==> flow/design.v <==
`timescale 1ns / 1ps
module debouncer(
   clk,       
   btn_in,
   btn_out
   );
   input clk;       
   input btn_in;
   output btn_out;
   reg r1, r2, r3;
   always @(posedge clk) begin
       r1 <= btn_in;
       r2 <= r1;
       r3 <= r2;
   end
   assign btn_out = r3;
endmodule
`timescale 1ns / 1ps
module clk5Hz(
    CLK,											 
    RST,											 
    CLKOUT										 
    );
	input CLK;
	input RST;
	output CLKOUT;
	reg CLKOUT;
	parameter cntEndVal = 24'h989680;
	reg [23:0] clkCount;
	always @(posedge CLK) begin
			if(RST == 1'b1) begin
					CLKOUT <= 1'b0;
					clkCount <= 24'h000000;
			end
			else begin
					if(clkCount == cntEndVal) begin
							CLKOUT <= ~CLKOUT;
							clkCount <= 24'h000000;
					end
					else begin
							clkCount <= clkCount + 1'b1;
					end
			end
	end
endmodule
`timescale 1ns / 1ps
module clk66kHZ(
        CLK,											 
    RST,											 
    CLKOUT,										 
    RISE,										 
    FALL										 
    );
	input CLK;
	input RST;
	output CLKOUT;
	output RISE;
	output FALL;
	reg CLKOUT;
	parameter cntEndVal = 10'b1011101110;
	reg [9:0] clkCount;
	assign RISE = ~RST & (clkCount == cntEndVal) & ~CLKOUT;
	assign FALL = ~RST & (clkCount == cntEndVal) & CLKOUT;
	always @(posedge CLK) begin
			if(RST == 1'b1) begin
					CLKOUT <= 1'b0;
					clkCount <= 10'b0000000000;
			end
			else begin
					if(clkCount == cntEndVal) begin
							CLKOUT <= ~CLKOUT;
							clkCount <= 10'b0000000000;
					end
					else begin
							clkCount <= clkCount + 1'b1;
					end
			end
	end
endmodule
`timescale 1ns / 1ps
module spiCtrl(
        CLK,
        EN,
        RST,
        sndRec,
        BUSY,
        DIN,
        RxData,
        SS,
        getByte,
        sndData,
        DOUT
    );
			input CLK;						 
			input EN;						 
			input RST;						 
			input sndRec;					 
			input BUSY;						 
			input [7:0] DIN;				 
			input [7:0] RxData;			 
			output SS;						 
			output getByte;				 
			output [7:0] sndData;		 
			output [39:0] DOUT;			 
			reg SS;
			reg getByte;
			reg [7:0] sndData;
			reg [39:0] DOUT;
			parameter [2:0] Idle = 3'd0,
								 Init = 3'd1,
								 Wait = 3'd2,
								 Check = 3'd3,
								 Done = 3'd4;
			reg [2:0] pState;
			reg [2:0] byteCnt;					 
			parameter byteEndVal = 3'd5;				 
			reg [39:0] tmpSR;		 
	always @(posedge CLK) begin
			if(RST == 1'b1) begin
					SS <= 1'b1;
					getByte <= 1'b0;
					sndData <= 8'h00;
					tmpSR <= 40'h0000000000;
					DOUT <= 40'h0000000000;
					byteCnt <= 3'd0;
					pState <= Idle;
			end
			else if(EN == 1'b1) begin
					case(pState)
								Idle : begin
										SS <= 1'b1;								 
										getByte <= 1'b0;						 
										sndData <= 8'h00;						 
										tmpSR <= 40'h0000000000;			 
										DOUT <= DOUT;							 
										byteCnt <= 3'd0;						 
										if(sndRec == 1'b1) begin
											pState <= Init;
										end
										else begin
											pState <= Idle;
										end
								end
								Init : begin
										SS <= 1'b0;								 
										getByte <= 1'b1;						 
										sndData <= DIN;						 
										tmpSR <= tmpSR;						 
										DOUT <= DOUT;							 
										if(BUSY == 1'b1) begin
												pState <= Wait;
												byteCnt <= byteCnt + 1'b1;	 
										end
										else begin
												pState <= Init;
										end
								end
								Wait : begin
										SS <= 1'b0;								 
										getByte <= 1'b0;						 
										sndData <= sndData;					 
										tmpSR <= tmpSR;						 
										DOUT <= DOUT;							 
										byteCnt <= byteCnt;					 
										if(BUSY == 1'b0) begin
												pState <= Check;
										end
										else begin
												pState <= Wait;
										end
								end
								Check : begin
										SS <= 1'b0;								 
										getByte <= 1'b0;						 
										sndData <= sndData;					 
										tmpSR <= {tmpSR[31:0], RxData};	 
										DOUT <= DOUT;							 
										byteCnt <= byteCnt;					 
										if(byteCnt == 3'd5) begin
												pState <= Done;
										end
										else begin
												pState <= Init;
										end
								end
								Done : begin
										SS <= 1'b1;							 
										getByte <= 1'b0;					 
										sndData <= 8'h00;					 
										tmpSR <= tmpSR;					 
										DOUT[39:0] <= tmpSR[39:0];		 
										byteCnt <= byteCnt;				 
										if(sndRec == 1'b0) begin
												pState <= Idle;
										end
										else begin
												pState <= Done;
										end
								end
								default : pState <= Idle;
						endcase
			end
	end
endmodule
`timescale 1ns / 1ps
module SPImode0(
    CLK,
    SCLKIN,
    RISE,
    FALL,
    RST,
    sndRec,
    DIN,
    MISO,
    MOSI,
    SCLK,
    BUSY,
    DOUT
    );
        input CLK;                         
        input SCLKIN;                      
        input RISE;                        
        input FALL;                        
        input RST;                         
        input sndRec;                     
        input [7:0] DIN;                 
        input MISO;                         
        output MOSI;                     
        output SCLK;                     
        output BUSY;                     
        output [7:0] DOUT;             
        wire MOSI;
        wire SCLK;
        wire [7:0] DOUT;
        reg BUSY;
        parameter [1:0] Idle = 2'd0,
                             Init = 2'd1,
                             RxTx = 2'd2,
                             Done = 2'd3;
        reg [4:0] bitCount;                             
        reg [7:0] rSR;                         
        reg [7:0] wSR;                         
        reg [1:0] pState;                     
        reg CE;                                         
        assign SCLK = (CE == 1'b1) ? SCLKIN : 1'b0;
        assign MOSI = wSR[7];
        assign DOUT = rSR;
        always @(posedge CLK) begin
                if(RST == 1'b1) begin
                        wSR <= 8'h00;
                end
                else if(FALL == 1'b1) begin
                        case(pState)
                                Idle : begin
                                        wSR <= DIN;
                                end
                                Init : begin
                                        wSR <= wSR;
                                end
                                RxTx : begin
                                        if(CE == 1'b1) begin
                                                wSR <= {wSR[6:0], 1'b0};
                                        end
                                end
                                Done : begin
                                        wSR <= wSR;
                                end
                        endcase
                end
        end
        always @(posedge CLK) begin
                if(RST == 1'b1) begin
                        rSR <= 8'h00;
                end
                else if(RISE == 1'b1) begin
                        case(pState)
                                Idle : begin
                                        rSR <= rSR;
                                end
                                Init : begin
                                        rSR <= rSR;
                                end
                                RxTx : begin
                                        if(CE == 1'b1) begin
                                                rSR <= {rSR[6:0], MISO};
                                        end
                                end
                                Done : begin
                                        rSR <= rSR;
                                end
                        endcase
                end
        end
        always @(posedge CLK) begin
                if(RST == 1'b1) begin
                        CE <= 1'b0;                 
                        BUSY <= 1'b0;             
                        bitCount <= 4'h0;         
                        pState <= Idle;         
                end
                else if(FALL == 1'b1) begin
                        case (pState)
                            Idle : begin
                                    CE <= 1'b0;                 
                                    BUSY <= 1'b0;             
                                    bitCount <= 4'd0;         
                                    if(sndRec == 1'b1) begin
                                        pState <= Init;
                                    end
                                    else begin
                                        pState <= Idle;
                                    end
                            end
                            Init : begin
                                    BUSY <= 1'b1;             
                                    bitCount <= 4'h0;         
                                    CE <= 1'b0;                 
                                    pState <= RxTx;         
                            end
                            RxTx : begin
                                    BUSY <= 1'b1;                         
                                    bitCount <= bitCount + 1'b1;     
                                    if(bitCount >= 4'd8) begin
                                            CE <= 1'b0;
                                    end
                                    else begin
                                            CE <= 1'b1;
                                    end
                                    if(bitCount == 4'd8) begin
                                            pState <= Done;
                                    end
                                    else begin
                                            pState <= RxTx;
                                    end
                            end
                            Done : begin
                                    CE <= 1'b0;             
                                    BUSY <= 1'b1;         
                                    bitCount <= 4'd0;     
                                    pState <= Idle;
                            end
                            default : pState <= Idle;
                        endcase
                end
        end
endmodule
`timescale 1ns / 1ps
module PmodJSTK(
        CLK,
			RST,
			sndRec,
			DIN,
			MISO,
			SS,
			SCLK,
			MOSI,
			DOUT
    );
			input CLK;						 
			input RST;						 
			input sndRec;					 
			input [7:0] DIN;				 
			input MISO;						 
			output SS;						 
			output SCLK;					 
			output MOSI;					 
			output [39:0] DOUT;			 
			wire SS;
			wire SCLK;
			wire MOSI;
			wire [39:0] DOUT;
			wire getByte;									 
			wire [7:0] sndData;							 
			wire [7:0] RxData;							 
			wire BUSY;										 
			wire iSCLK_rise;								 
			wire iSCLK_fall;								 
			wire iSCLK;										 
			spiCtrl SPI_Ctrl(
					.CLK(CLK),
					.EN(iSCLK_fall),
					.RST(RST),
					.sndRec(sndRec),
					.BUSY(BUSY),
					.DIN(DIN),
					.RxData(RxData),
					.SS(SS),
					.getByte(getByte),
					.sndData(sndData),
					.DOUT(DOUT)
			);
			SPImode0 SPI_Int(
					.CLK(CLK),
					.SCLKIN(iSCLK),
					.RISE(iSCLK_rise),
					.FALL(iSCLK_fall),
					.RST(RST),
					.sndRec(getByte),
					.DIN(sndData),
					.MISO(MISO),
					.MOSI(MOSI),
					.SCLK(SCLK),
					.BUSY(BUSY),
					.DOUT(RxData)
			);
			clk66kHZ SerialClock(
					.CLK(CLK),
					.RST(RST),
					.CLKOUT(iSCLK),
					.RISE(iSCLK_rise),
					.FALL(iSCLK_fall)
			);
endmodule
`timescale 1ns / 1ps
module VGAdriver(
    input clk,    
    input reset,         
    output video_on,     
    output hsync,        
    output vsync,        
    output p_tick,       
    output [9:0] x,      
    output [9:0] y       
    );
    parameter HD = 640;              
    parameter HF = 48;               
    parameter HB = 16;               
    parameter HR = 96;               
    parameter HMAX = HD+HF+HB+HR-1;  
    parameter VD = 480;              
    parameter VF = 10;               
    parameter VB = 33;               
    parameter VR = 2;                
    parameter VMAX = VD+VF+VB+VR-1;  
	reg  [1:0] r_25MHz;
	wire w_25MHz;
	always @(posedge clk)
		if(reset)
		  r_25MHz <= 0;
		else
		  r_25MHz <= r_25MHz + 1;
	assign w_25MHz = (r_25MHz == 0) ? 1 : 0;  
    reg [9:0] h_count_reg, h_count_next;
    reg [9:0] v_count_reg, v_count_next;
    reg v_sync_reg, h_sync_reg;
    wire v_sync_next, h_sync_next;
    always @(posedge clk)
        if(reset) begin
            v_count_reg <= 0;
            h_count_reg <= 0;
            v_sync_reg  <= 1'b0;
            h_sync_reg  <= 1'b0;
        end
        else begin
            v_count_reg <= v_count_next;
            h_count_reg <= h_count_next;
            v_sync_reg  <= v_sync_next;
            h_sync_reg  <= h_sync_next;
        end
    always @(posedge clk)                            
        if(reset)
            h_count_next <= 0;
        else if(w_25MHz)
            if(h_count_reg == HMAX)                  
                h_count_next <= 0;
            else
                h_count_next <= h_count_reg + 1;         
    always @(posedge clk)
        if(reset)
            v_count_next <= 0;
        else if(w_25MHz)
            if(h_count_reg == HMAX)                  
                if((v_count_reg == VMAX))            
                    v_count_next <= 0;
                else
                    v_count_next <= v_count_reg + 1;
    assign h_sync_next = (h_count_reg >= (HD+HB) && h_count_reg <= (HD+HB+HR-1));
    assign v_sync_next = (v_count_reg >= (VD+VB) && v_count_reg <= (VD+VB+VR-1));
    assign video_on = (h_count_reg < HD) && (v_count_reg < VD);  
    assign hsync  = h_sync_reg;
    assign vsync  = v_sync_reg;
    assign x      = h_count_reg;
    assign y      = v_count_reg;
    assign p_tick = w_25MHz;
endmodule
`timescale 1ns / 1ps
`timescale 1ns / 1ps
module pixelGenerator(
    clk, reset, up, down, video_on, x, y, switch, posdata, score, pause,
    rgb
    );
    input clk;  
    input reset;    
    input up;
    input down;
    input video_on;
    input [9:0] x;
    input [9:0] y;
    input [9:0] posdata;
    input switch;
    input pause;
    output reg score;
    output reg [11:0] rgb;
        parameter X_MAX = 639;
        parameter Y_MAX = 479;
        wire refresh_tick;
        assign refresh_tick = ((y == 481) && (x == 0)) ? 1 : 0;  
        parameter X_WALL_L = 32;    
        parameter X_WALL_R = 39;     
        parameter X_PAD_L = 600;
        parameter X_PAD_R = 603;     
        wire [9:0] y_pad_t, y_pad_b;
        parameter PAD_HEIGHT = 72;   
        reg [9:0] y_pad_reg, y_pad_next;
        parameter PAD_VELOCITY = 3;      
        parameter BALL_SIZE = 8;
        wire [9:0] x_ball_l, x_ball_r;
        wire [9:0] y_ball_t, y_ball_b;
        reg [9:0] y_ball_reg, x_ball_reg;
        wire [9:0] y_ball_next, x_ball_next;
        reg [9:0] x_delta_reg, x_delta_next;
        reg [9:0] y_delta_reg, y_delta_next;
        parameter BALL_VELOCITY_POS = 2;
        parameter BALL_VELOCITY_NEG = -2;
        wire [2:0] rom_addr, rom_col;    
        reg [7:0] rom_data;              
        wire rom_bit;                    
        always @(posedge clk)
            if(reset) begin
                y_pad_reg <= 0;
                x_ball_reg <= 10'd320;           
                y_ball_reg <= 10'd240;
                x_delta_reg <= 10'h002;
                y_delta_reg <= 10'h002;
            end else if(pause) begin
                y_pad_reg <= y_pad_reg;
                x_ball_reg <= x_ball_reg;
                y_ball_reg <= y_ball_reg;
                x_delta_reg <= x_delta_reg;
                y_delta_reg <= y_delta_reg;
            end else begin
                y_pad_reg <= y_pad_next;
                x_ball_reg <= x_ball_next;
                y_ball_reg <= y_ball_next;
                x_delta_reg <= x_delta_next;
                y_delta_reg <= y_delta_next;
            end
        always @*
            case(rom_addr)
                3'b000 :    rom_data = 8'b00111100;  
                3'b001 :    rom_data = 8'b01111110;  
                3'b010 :    rom_data = 8'b11111111;  
                3'b011 :    rom_data = 8'b11111111;  
                3'b100 :    rom_data = 8'b11111111;  
                3'b101 :    rom_data = 8'b11111111;  
                3'b110 :    rom_data = 8'b01111110;  
                3'b111 :    rom_data = 8'b00111100;  
            endcase
        wire wall_on, pad_on, sq_ball_on, ball_on;
        wire [11:0] wall_rgb, pad_rgb, ball_rgb, bg_rgb;
        assign wall_on = ((X_WALL_L <= x) && (x <= X_WALL_R)) ? 1 : 0;
        assign wall_rgb = 12'hAAA;       
        assign pad_rgb = 12'hAAA;        
        assign ball_rgb = 12'hFFF;       
        assign bg_rgb = 12'h111;        
        assign y_pad_t = y_pad_reg;                              
        assign y_pad_b = y_pad_t + PAD_HEIGHT - 1;               
        assign pad_on = (X_PAD_L <= x) && (x <= X_PAD_R) &&      
                        (y_pad_t <= y) && (y <= y_pad_b);
                always @* begin
                    if(switch == 1) begin
                    y_pad_next = y_pad_reg;      
                    if(refresh_tick)
                        if(up & (y_pad_t > PAD_VELOCITY))
                            y_pad_next = y_pad_reg - PAD_VELOCITY;
                        else if(down & (y_pad_b < (Y_MAX - PAD_VELOCITY))) 
                           y_pad_next = y_pad_reg + PAD_VELOCITY;
                    end else begin
                        y_pad_next = y_pad_reg;      
                        if(refresh_tick)
                            if((posdata > 10'd530) & (y_pad_t > PAD_VELOCITY))
                                y_pad_next = y_pad_reg - PAD_VELOCITY; 
                            else if((posdata < 10'd500) & (y_pad_b < (Y_MAX - PAD_VELOCITY)))
                                y_pad_next = y_pad_reg + PAD_VELOCITY;
                    end
                end
                assign x_ball_l = x_ball_reg;
                assign y_ball_t = y_ball_reg;
                assign x_ball_r = x_ball_l + BALL_SIZE - 1;
                assign y_ball_b = y_ball_t + BALL_SIZE - 1;
                assign sq_ball_on = (x_ball_l <= x) && (x <= x_ball_r) &&
                                    (y_ball_t <= y) && (y <= y_ball_b);
                assign rom_addr = y[2:0] - y_ball_t[2:0];    
                assign rom_col = x[2:0] - x_ball_l[2:0];     
                assign rom_bit = rom_data[rom_col];          
                assign ball_on = sq_ball_on & rom_bit;       
                assign x_ball_next = (refresh_tick) ? x_ball_reg + x_delta_reg : x_ball_reg;
                assign y_ball_next = (refresh_tick) ? y_ball_reg + y_delta_reg : y_ball_reg;    
                always @* begin
                    score = 1'b0;
                    x_delta_next = x_delta_reg;
                    y_delta_next = y_delta_reg;
                    if(y_ball_t < 1)                                             
                        y_delta_next = BALL_VELOCITY_POS;                        
                    else if(y_ball_b > Y_MAX)                                    
                        y_delta_next = BALL_VELOCITY_NEG;                        
                    else if(x_ball_l <= X_WALL_R)                                
                        x_delta_next = BALL_VELOCITY_POS;                        
                    else if((X_PAD_L <= x_ball_r) && (x_ball_r <= X_PAD_R) &&
                            (y_pad_t <= y_ball_b) && (y_ball_t <= y_pad_b)) begin     
                        x_delta_next = BALL_VELOCITY_NEG;                        
                        score = 1'b1;
                        end
                end  
                always @*
                    if(~video_on)
                        rgb = 12'h000;       
                    else
                        if(wall_on)
                            rgb = wall_rgb;      
                        else if(pad_on)
                            rgb = pad_rgb;       
                        else if(ball_on)
                            rgb = ball_rgb;      
                        else
                            rgb = bg_rgb;        
            endmodule
`timescale 1ns / 1ps
module scorecounter(
   input clk,
   input reset,
   input d_inc, d_clr,
   output [3:0] dig0, dig1, dig2, dig3
   );
   reg [3:0] r_dig0, r_dig1, r_dig2, r_dig3;
   reg d_inc_q;      
   always @(posedge clk)
       if(reset)
           d_inc_q <= 1'b0;
       else
           d_inc_q <= d_inc;
   always @(posedge clk)
       if(reset) begin
           r_dig3 <= 0;
           r_dig2 <= 0;
           r_dig1 <= 0;
           r_dig0 <= 0;
       end else begin
            if(d_inc & ~d_inc_q) begin
                if (r_dig0 == 9 && r_dig1 == 9) begin
                            r_dig0 <= 0;
                            r_dig1 <= 0;
                            if (r_dig2 == 9 && r_dig3 == 9) begin
                                r_dig2 <= 4'b0;
                                r_dig3 <= 4'b0;
                            end
                            else if (r_dig2 == 9) begin
                                r_dig2 <= 4'b0;
                                r_dig3 <= r_dig3 + 4'b1;
                            end
                            else begin
                                r_dig2 <= r_dig2 + 4'b1;
                            end
                        end
                        else if (r_dig0 == 9) begin
                            r_dig0 <= 4'b0;
                            r_dig1 <= r_dig1 + 4'b1;
                        end
                        else begin
                            r_dig0 <= r_dig0 + 4'b1;
                        end
                    end 
            end
   assign dig0 = r_dig0;
   assign dig1 = r_dig1;
   assign dig2 = r_dig2;
   assign dig3 = r_dig3;
endmodule
`timescale 1ns / 1ps
module sevenSeg(
		CLK,
		RST,
		DIN1,
		DIN2,
		DIN3,
        DIN4,
		AN,
		SEG
   );
			input CLK;						 
			input RST;						 
			input [3:0] DIN1;				 
			input [3:0] DIN2;				 
			input [3:0] DIN3;				 
			input [3:0] DIN4;				 
			output [3:0] AN;				 
			output [6:0] SEG;				 
			reg [3:0] AN;
			reg [6:0] SEG;
			parameter cntEndVal = 16'hC350;
			reg [15:0] clkCount;
			reg DCLK;
			reg [1:0] CNT;
			wire [15:0] bcdData1;
			wire [15:0] bcdData2;
			reg [3:0] muxData;
			always @(*) begin
					if(RST == 1'b1) begin
							muxData = 4'b0000;
					end
					else begin
							case (CNT)
									2'b00 : muxData = DIN1;
									2'b01 : muxData = DIN2;
									2'b10 : muxData = DIN3;
									2'b11 : muxData = DIN4;
							endcase
					end
			end
			always @(posedge CLK) begin
					if(RST == 1'b1) begin
							SEG <= 7'b1000000;
					end
					else if(DCLK == 1'b1) begin
							case (muxData)
									4'h0 : SEG <= 7'b1000000;   
									4'h1 : SEG <= 7'b1111001;   
									4'h2 : SEG <= 7'b0100100;   
									4'h3 : SEG <= 7'b0110000;   
									4'h4 : SEG <= 7'b0011001;   
									4'h5 : SEG <= 7'b0010010;   
									4'h6 : SEG <= 7'b0000010;   
									4'h7 : SEG <= 7'b1111000;   
									4'h8 : SEG <= 7'b0000000;   
									4'h9 : SEG <= 7'b0010000;   
									default : SEG <= 7'b1111111;
							endcase
					end
			end
			always @(posedge CLK) begin
					if(RST == 1'b1) begin
							AN <= 4'b0000;
					end
					else if(DCLK == 1'b1) begin
							case (CNT)
									4'h0 : AN <= 4'b1110;   
									4'h1 : AN <= 4'b1101;   
									4'h2 : AN <= 4'b1011;   
									4'h3 : AN <= 4'b0111;   
									default : AN <= 4'b1111;
							endcase
					end
			end	
			always @(posedge CLK) begin
					if(RST == 1'b1)
							CNT <= 2'b00;
					else if(DCLK == 1'b1)
							CNT <= CNT + 1'b1;
			end
			always @(posedge CLK) begin
							if(RST == 1'b1) begin
									DCLK <= 1'b0;
									clkCount <= 16'h0000;
							end
							else if(clkCount == cntEndVal) begin
									DCLK <= 1'b1;
									clkCount <= 16'h0000;
							end
							else begin
									DCLK <= 1'b0;
									clkCount <= clkCount + 1'b1;
							end
			end
endmodule
`timescale 1ns / 1ps
module top(
        clk, reset, up, down, hsync, vsync, rgb, pmod_switch, pause_switch,
         MISO, SW, SS, MOSI, SCLK, LED, an, seg
    );
     input clk;
     input reset;
     input up;
     input down;
     input pmod_switch;
     input pause_switch;
     output hsync;
     output vsync;
     output [11:0] rgb;
     input MISO;					 
     input [2:0] SW;             
     output SS;                     
     output MOSI;                 
     output SCLK;                 
     output [2:0] LED;			 
     output [3:0] an;			 
     output [6:0] seg;             
     wire w_reset, w_up, w_down, w_vid_on, w_p_tick;
     wire [9:0] w_x, w_y;
     reg [11:0] rgb_reg;
     wire [11:0] rgb_next;
     wire SS;						 
     wire MOSI;                     
     wire SCLK;                     
     reg [2:0] LED;                 
     wire [3:0] an;                 
     wire [6:0] seg;             
     wire [7:0] sndData;
     wire sndRec;
     wire [39:0] jstkData;
     wire [9:0] posData;
     wire score;
     wire [3:0] dig0, dig1, dig2, dig3;
     reg d_inc, d_clr;
     PmodJSTK PmodJSTK_Int(
             .CLK(clk),
             .RST(reset),
             .sndRec(sndRec),
             .DIN(sndData),
             .MISO(MISO),
             .SS(SS),
             .SCLK(SCLK),
             .MOSI(MOSI),
             .DOUT(jstkData)
                 );
      clk5Hz genSndRec(
             .CLK(clk),
             .RST(reset),
             .CLKOUT(sndRec)
     );
      assign posData = {jstkData[25:24], jstkData[39:32]};
      assign sndData = {8'b100000, {SW[1], SW[2]}};
      always @(*) begin
              if(reset == 1'b1) begin
                      LED = 3'b000;
              end
              else begin
                      LED = {jstkData[1], {jstkData[2], jstkData[0]}};
              end
      end
     VGAdriver vga(.clk(clk), .reset(w_reset), .video_on(w_vid_on), .hsync(hsync), .vsync(vsync), .p_tick(w_p_tick), .x(w_x), .y(w_y));
     pixelGenerator pg(.clk(clk), .reset(w_reset), .up(w_up), .down(w_down),.video_on(w_vid_on), .x(w_x), .y(w_y), .switch(pmod_switch), .posdata(posData), .score(score), .pause(pause_switch), .rgb(rgb_next));
     debouncer btReset(.clk(clk), .btn_in(reset), .btn_out(w_reset));
     debouncer btnU(.clk(clk), .btn_in(up), .btn_out(w_up));
     debouncer btnD(.clk(clk), .btn_in(down), .btn_out(w_down));
     scorecounter gs(.clk(clk), .reset(reset), .d_inc(d_inc), .d_clr(d_clr), .dig0(dig0), .dig1(dig1), .dig2(dig2), .dig3(dig3));
     sevenSeg display(
                              .CLK(clk),
                              .RST(reset),
                              .DIN1(dig0),
                              .DIN2(dig1),
                              .DIN3(dig2),
                              .DIN4(dig3),
                              .AN(an),
                              .SEG(seg)
                      );
      always @(*) begin
            d_clr = 1'b0; 
            d_inc = 1'b0;
            if(score)
                d_inc = 1'b1;
      end                
     always @(posedge clk)
         if(w_p_tick)
             rgb_reg <= rgb_next;
     assign rgb = rgb_reg;
endmodule
# --- Tool chain data of top ---
# What the tools print for top, step after step.
# Line numbers count from 1 in the design file above.
# Library cell names are shortened.
design:
  top: "top"
  clock: "clk"
  library: "sky130hd"
  corner: "tt_025C_1v80"

# --- Word-level counts ---
# Yosys after proc, flatten, opt, wreduce and memory -nomap, before mapping. Memory bits, and registers merged into a memory's read port (data or address), are not among the register bits. Print and check cells are not counted. Equal cells are merged and count once.
# Memory sizes are those after Yosys's memory passes, which may raise the word count (mostly to a power of two), join words into wider ones and drop unused or constant bits.
word_totals:
  mem_bits_ro: 144
  elab_cells: 263
  register_bits: 312
  clocked_rd_ports_x_width: 7
  in_bits: 10
  n_memories: 2
memory_table:
  columns: ["memory", "words", "word_bits", "rd", "write_ports", "line_no", "text"]
  rows:
  - ["(name not given)", 16, 7, 1, 0, 725, "case (muxData)"]
  - ["(name not given)", 8, 4, 1, 0, 549, "case(rom_addr)"]
classes:
  mux: 59
  n_reduce_logical: 57
  bitwise: 17
  n_eq: 25
  n_shift: 1
  compare: 28
  n_addsub: 25
ops:
  columns: ["cell", "count"]
  rows:
  - ["two-way mux 10 bit", 13]
  - ["<= comparator 10 bit", 8]
  - ["parallel mux 40 bit (select 2 bit)", 1]
  - ["<= comparator 10 bit (second input constant)", 4]
  - ["two-way mux 12 bit", 3]
  - ["two-way mux 4 bit", 9]
  - ["parallel mux 8 bit (select 2 bit)", 2]
  - ["parallel mux 4 bit (select 4 bit)", 2]
  - ["adder 10 x 1 -> 10 bit (second input constant)", 3]
  - ["subtractor 10 x 1 -> 10 bit (second input constant)", 3]
  - ["== test 10 bit (second input constant)", 3]
  - ["< comparator 10 x 9 -> 1 bit (second input constant)", 3]
  - ["adder 24 x 1 -> 24 bit (second input constant)", 1]
  - ["== test 24 bit (second input constant)", 1]
  - ["adder 10 bit", 2]
  - ["<= comparator 10 bit (first input constant)", 2]
  - [">= comparator 10 bit (second input constant)", 2]
  - ["adder 10 x 4 -> 10 bit (second input constant)", 2]
  - ["<= comparator 10 x 6 -> 1 bit (second input constant)", 2]
  - ["AND reduction 2 bit", 10]
  - ["nonzero test 2 bit", 10]
  - ["logical AND 1 bit", 16]
  - ["adder 16 x 1 -> 16 bit (second input constant)", 1]
  - ["== test 16 bit (second input constant)", 1]
  - ["adder 4 x 1 -> 4 bit (second input constant)", 4]
  - ["== test 4 bit (second input constant)", 4]
  - ["parallel mux 3 bit (select 5 bit)", 1]
  - ["two-way mux 1 bit", 15]
# Not listed: further kinds 42, cells in them 84.

# --- Depth ---
# Longest topological path by Yosys (ltp), each cell counted once; first at word level (registers and memories cut), then after technology mapping (sequential cells cut; the memories' decode and read muxes count).
logic_depth:
  word_depth: 13
  ABC_AREA: 0
  ltp_mapped: 17

# --- Mapped cells and area ---
# Source: synth_stat.txt of the flow (Yosys; design flattened, memories mapped). It holds for the ABC_AREA given above (unset counts as 0); a run with the other value may have another netlist.
synth_totals:
  stdcells: 1613
  yosys_area_um2: 13997.2
  ff_cells: 262
types:
  columns: ["type", "count", "type_area_um2"]
  rows:
  - ["dfxtp_1", 259, 5.18E+03]
  - ["ha_1", 118, 1.48E+03]
  - ["nor2_1", 204, 765.734]
  - ["xnor2_1", 62, 543.021]
  - ["a21oi_1", 98, 490.47]
  - ["xor2_1", 44, 385.37]
  - ["nand2_1", 99, 371.606]
  - ["a22oi_1", 46, 345.331]
  - ["mux2i_1", 33, 330.317]
  - ["inv_1", 80, 300.288]
  - ["o21ai_0", 60, 300.288]
  - ["nand3_1", 59, 295.283]
  - ["nor2b_1", 37, 231.472]
  - ["clkbuf_1", 52, 195.187]
  - ["nand4_1", 28, 175.168]
  - ["nor3_1", 35, 175.168]
  - ["and3_1", 21, 131.376]
  - ["or3_1", 21, 131.376]
# Other cell types: 73; their cells: 257.
# By module: a second synthesis without flattening, with its own total; a netlist apart from the flattened one above.
hier_totals:
  cells_unflattened: 1750
  area_unflattened_um2: 15811.4
# Rows give one instance, submodules left out.
modules:
  columns: ["module", "n_inst", "cells", "mod_area_um2"]
  rows:
  - ["pixelGenerator", 1, 598, 4643.2]
  - ["spiCtrl", 1, 353, 3435.8]
  - ["VGAdriver", 1, 178, 1731.7]
  - ["sevenSeg", 1, 184, 1652.8]
  - ["clk5Hz", 1, 137, 1177.4]
  - ["SPImode0", 1, 118, 1173.6]
  - ["(name not given)", 1, 98, 897.1]
  - ["clk66kHZ", 1, 58, 533.0]
  - ["top", 1, 17, 386.6]
  - ["debouncer", 3, 3, 60.1]
  - ["PmodJSTK", 1, 0, 0.0]

# --- Path before layout ---
# OpenSTA on the mapped netlist: ideal clock, no wires. The path of least setup slack (recovery checks aside). Input and output delay are each 20% of the period. Register names are those of the netlist, which keeps one name where synthesis merged equal registers.
synth_path:
  path_type: "input port to output port"
  from: "in reset"
  to: "out LED[0]"
  slack_ns: 5.227
  input_delay_ns: 2.000
  t_first_pin_ns: 2.000
  path_stages: 4
  tclk_ns: 10.0
  arrival_ns: 2.773
  delay_ns: 0.773
  synth_period_reached_ns: 4.773
# "delay_ns" = arrival - input delay + setup time.
# At an output port there is no setup time.
# "path_stages": output pins that drive a net of the path, with the launching flip-flop's if there is one; two outputs of one cell count as two.
# "synth_period_reached_ns" = period - worst setup slack (recovery checks aside). The figure is calculated, with input and output delays left at 20% of the set period.
# Between the ends stands the longest chain of elaborated cells between them, by number of cells; it is not shown to be the way that was timed. Of several equally long chains one is given.
# Each line given opens the expression or statement behind the cell; cells for indexed reads and writes are added by Yosys, which also makes memories of some case tables.
synth_between:
  path_cell_list: "clkbuf_1 buf_4 clkbuf_1 nor2b_1"
  elab_chain_cells: 1
  cone_cells: 1
  cone_lines: 1
  cone_classes: "mux: 1"
synth_rtl:
  columns: ["element", "line_no", "text"]
  rows:
  - ["from (decl)", 781, "input reset;"]
  - ["two-way mux 3 bit", 833, "if(reset == 1'b1) begin"]
  - ["to (decl)", 794, "output [2:0] LED;"]

# --- Worst path after layout ---
# From the final timing report of flow run A: the path of least setup slack in the routed layout; clock arrival at registers is part of the times.
layout_path:
  path_type: "flip-flop to flip-flop"
  from: "reg pg.y_pad_reg[1]"
  to: "reg gs.r_dig3[1]"
  tclk_ns: 4.34
  t_first_pin_ns: 0.60
  setup_ns: 0.07
  slack_ns: 0.36
  arrival_ns: 4.51
  path_stages: 13
# Between the ends stands the longest chain of elaborated cells between them, by number of cells; it is not shown to be the way that was timed. Of several equally long chains one is given.
# A register here has more assigning lines than the two given.
layout_between:
  path_cell_list: "dfxtp_1 or3_1 a21oi_1 xnor2_1 inv_1 ha_1 and4_1 a221oi_1 o221ai_2 a2111oi_4 o211ai_1 or3_1 a21oi_1"
  elab_chain_cells: 11
  cone_cells: 13
  cone_lines: 8
  cone_classes: "add/sub: 2; compare: 2; mux: 5; logic: 1; reduce/logical: 3"
layout_rtl:
  columns: ["element", "line_no", "text"]
  rows:
  - ["from (decl)", 514, "reg [9:0] y_pad_reg, y_pad_next;"]
  - ["from (assign)", 536, "y_pad_reg <= y_pad_reg;"]
  - ["from (assign)", 542, "y_pad_reg <= y_pad_next;"]
  - ["adder 10 x 7 -> 10 bit", 567, "assign y_pad_b = y_pad_t + PAD_HEIGHT - 1;"]
  - ["subtractor 10 x 1 -> 10 bit", 567, null]
  - ["<= comparator 10 bit", 610, "(y_pad_t <= y_ball_b) && (y_ball_t <= y_pad_b)) begin"]
  - ["logical AND 1 bit", 609, "else if((X_PAD_L <= x_ball_r) && (x_ball_r <= X_PAD_R) &&"]
  - ["two-way mux 1 bit", 609, null]
  - ["two-way mux 1 bit", 607, "else if(x_ball_l <= X_WALL_R)"]
  - ["two-way mux 1 bit", 605, "else if(y_ball_b > Y_MAX)"]
  - ["two-way mux 1 bit", 603, "if(y_ball_t < 1)"]
  - ["two-way mux 1 bit", 859, null]
  - ["bitwise AND 1 bit", 649, "if(d_inc & ~d_inc_q) begin"]
  - ["AND reduction 3 bit", null, null]
  - ["to (assign)", 644, "r_dig3 <= 0;"]
  - ["to (assign)", 659, "r_dig3 <= r_dig3 + 4'b1;"]
  - ["to (decl)", 635, "reg [3:0] r_dig0, r_dig1, r_dig2, r_dig3;"]

# Flow measurements of top on sky130hd: 2 stored runs with different settings, listed in no order. Input and output delays are each 20% of the period that was set; the output load is 0.01 pF.
# "period_less_ws_ns" is the run's clock period less its worst setup slack. It is reckoned from that one timing run; input and output delays stay at 20% of the period that was set.
runs:
  - name: "flow run A"
    settings:
      CAP_MARGIN: 35
      CELL_PAD_IN_SITES_DETAIL_PLACEMENT: 2
      CORE_MARGIN: 6
      CORE_UTILIZATION: 43
      GPL_ROUTABILITY_DRIVEN: 0
      GPL_TIMING_DRIVEN: 1
      MIN_ROUTING_LAYER: "met2"
      PLACE_DENSITY: 0.38
      SLEW_MARGIN: 0
      period_ns: 4.34
    results:
      period_less_ws_ns: 3.985
      timing.setup.tns_ns: 0.000
      final_hold_ws_ns: 0.317
      final_setup_ws_ns: 0.355
      design_die_area_um2: 37025.5
      post_route_util_pct: 50.2
      finalCellArea_um2: 15976.6
      synth_chip_area_um2: 13997.2
  - name: "flow run B"
    settings:
      ABC_AREA: 0
      CAP_MARGIN: 10
      CELL_PAD_IN_SITES_DETAIL_PLACEMENT: 0
      CELL_PAD_IN_SITES_GLOBAL_PLACEMENT: 3
      CORE_ASPECT_RATIO: 0.88
      CORE_MARGIN: 4
      CORE_UTILIZATION: 66
      CTS_CLUSTER_SIZE: 71
      GPL_ROUTABILITY_DRIVEN: 0
      GPL_TIMING_DRIVEN: 0
      HOLD_SLACK_MARGIN: 0.08
      MAX_ROUTING_LAYER: "met4"
      MIN_ROUTING_LAYER: "met2"
      PLACE_DENSITY_LB_ADDON: 0.0
      SETUP_SLACK_MARGIN: -0.19
      SLEW_MARGIN: 0
      TNS_END_PERCENT: 15
      period_ns: 4.34
    outcome: "not finished: placement ended with error FLW-0024"
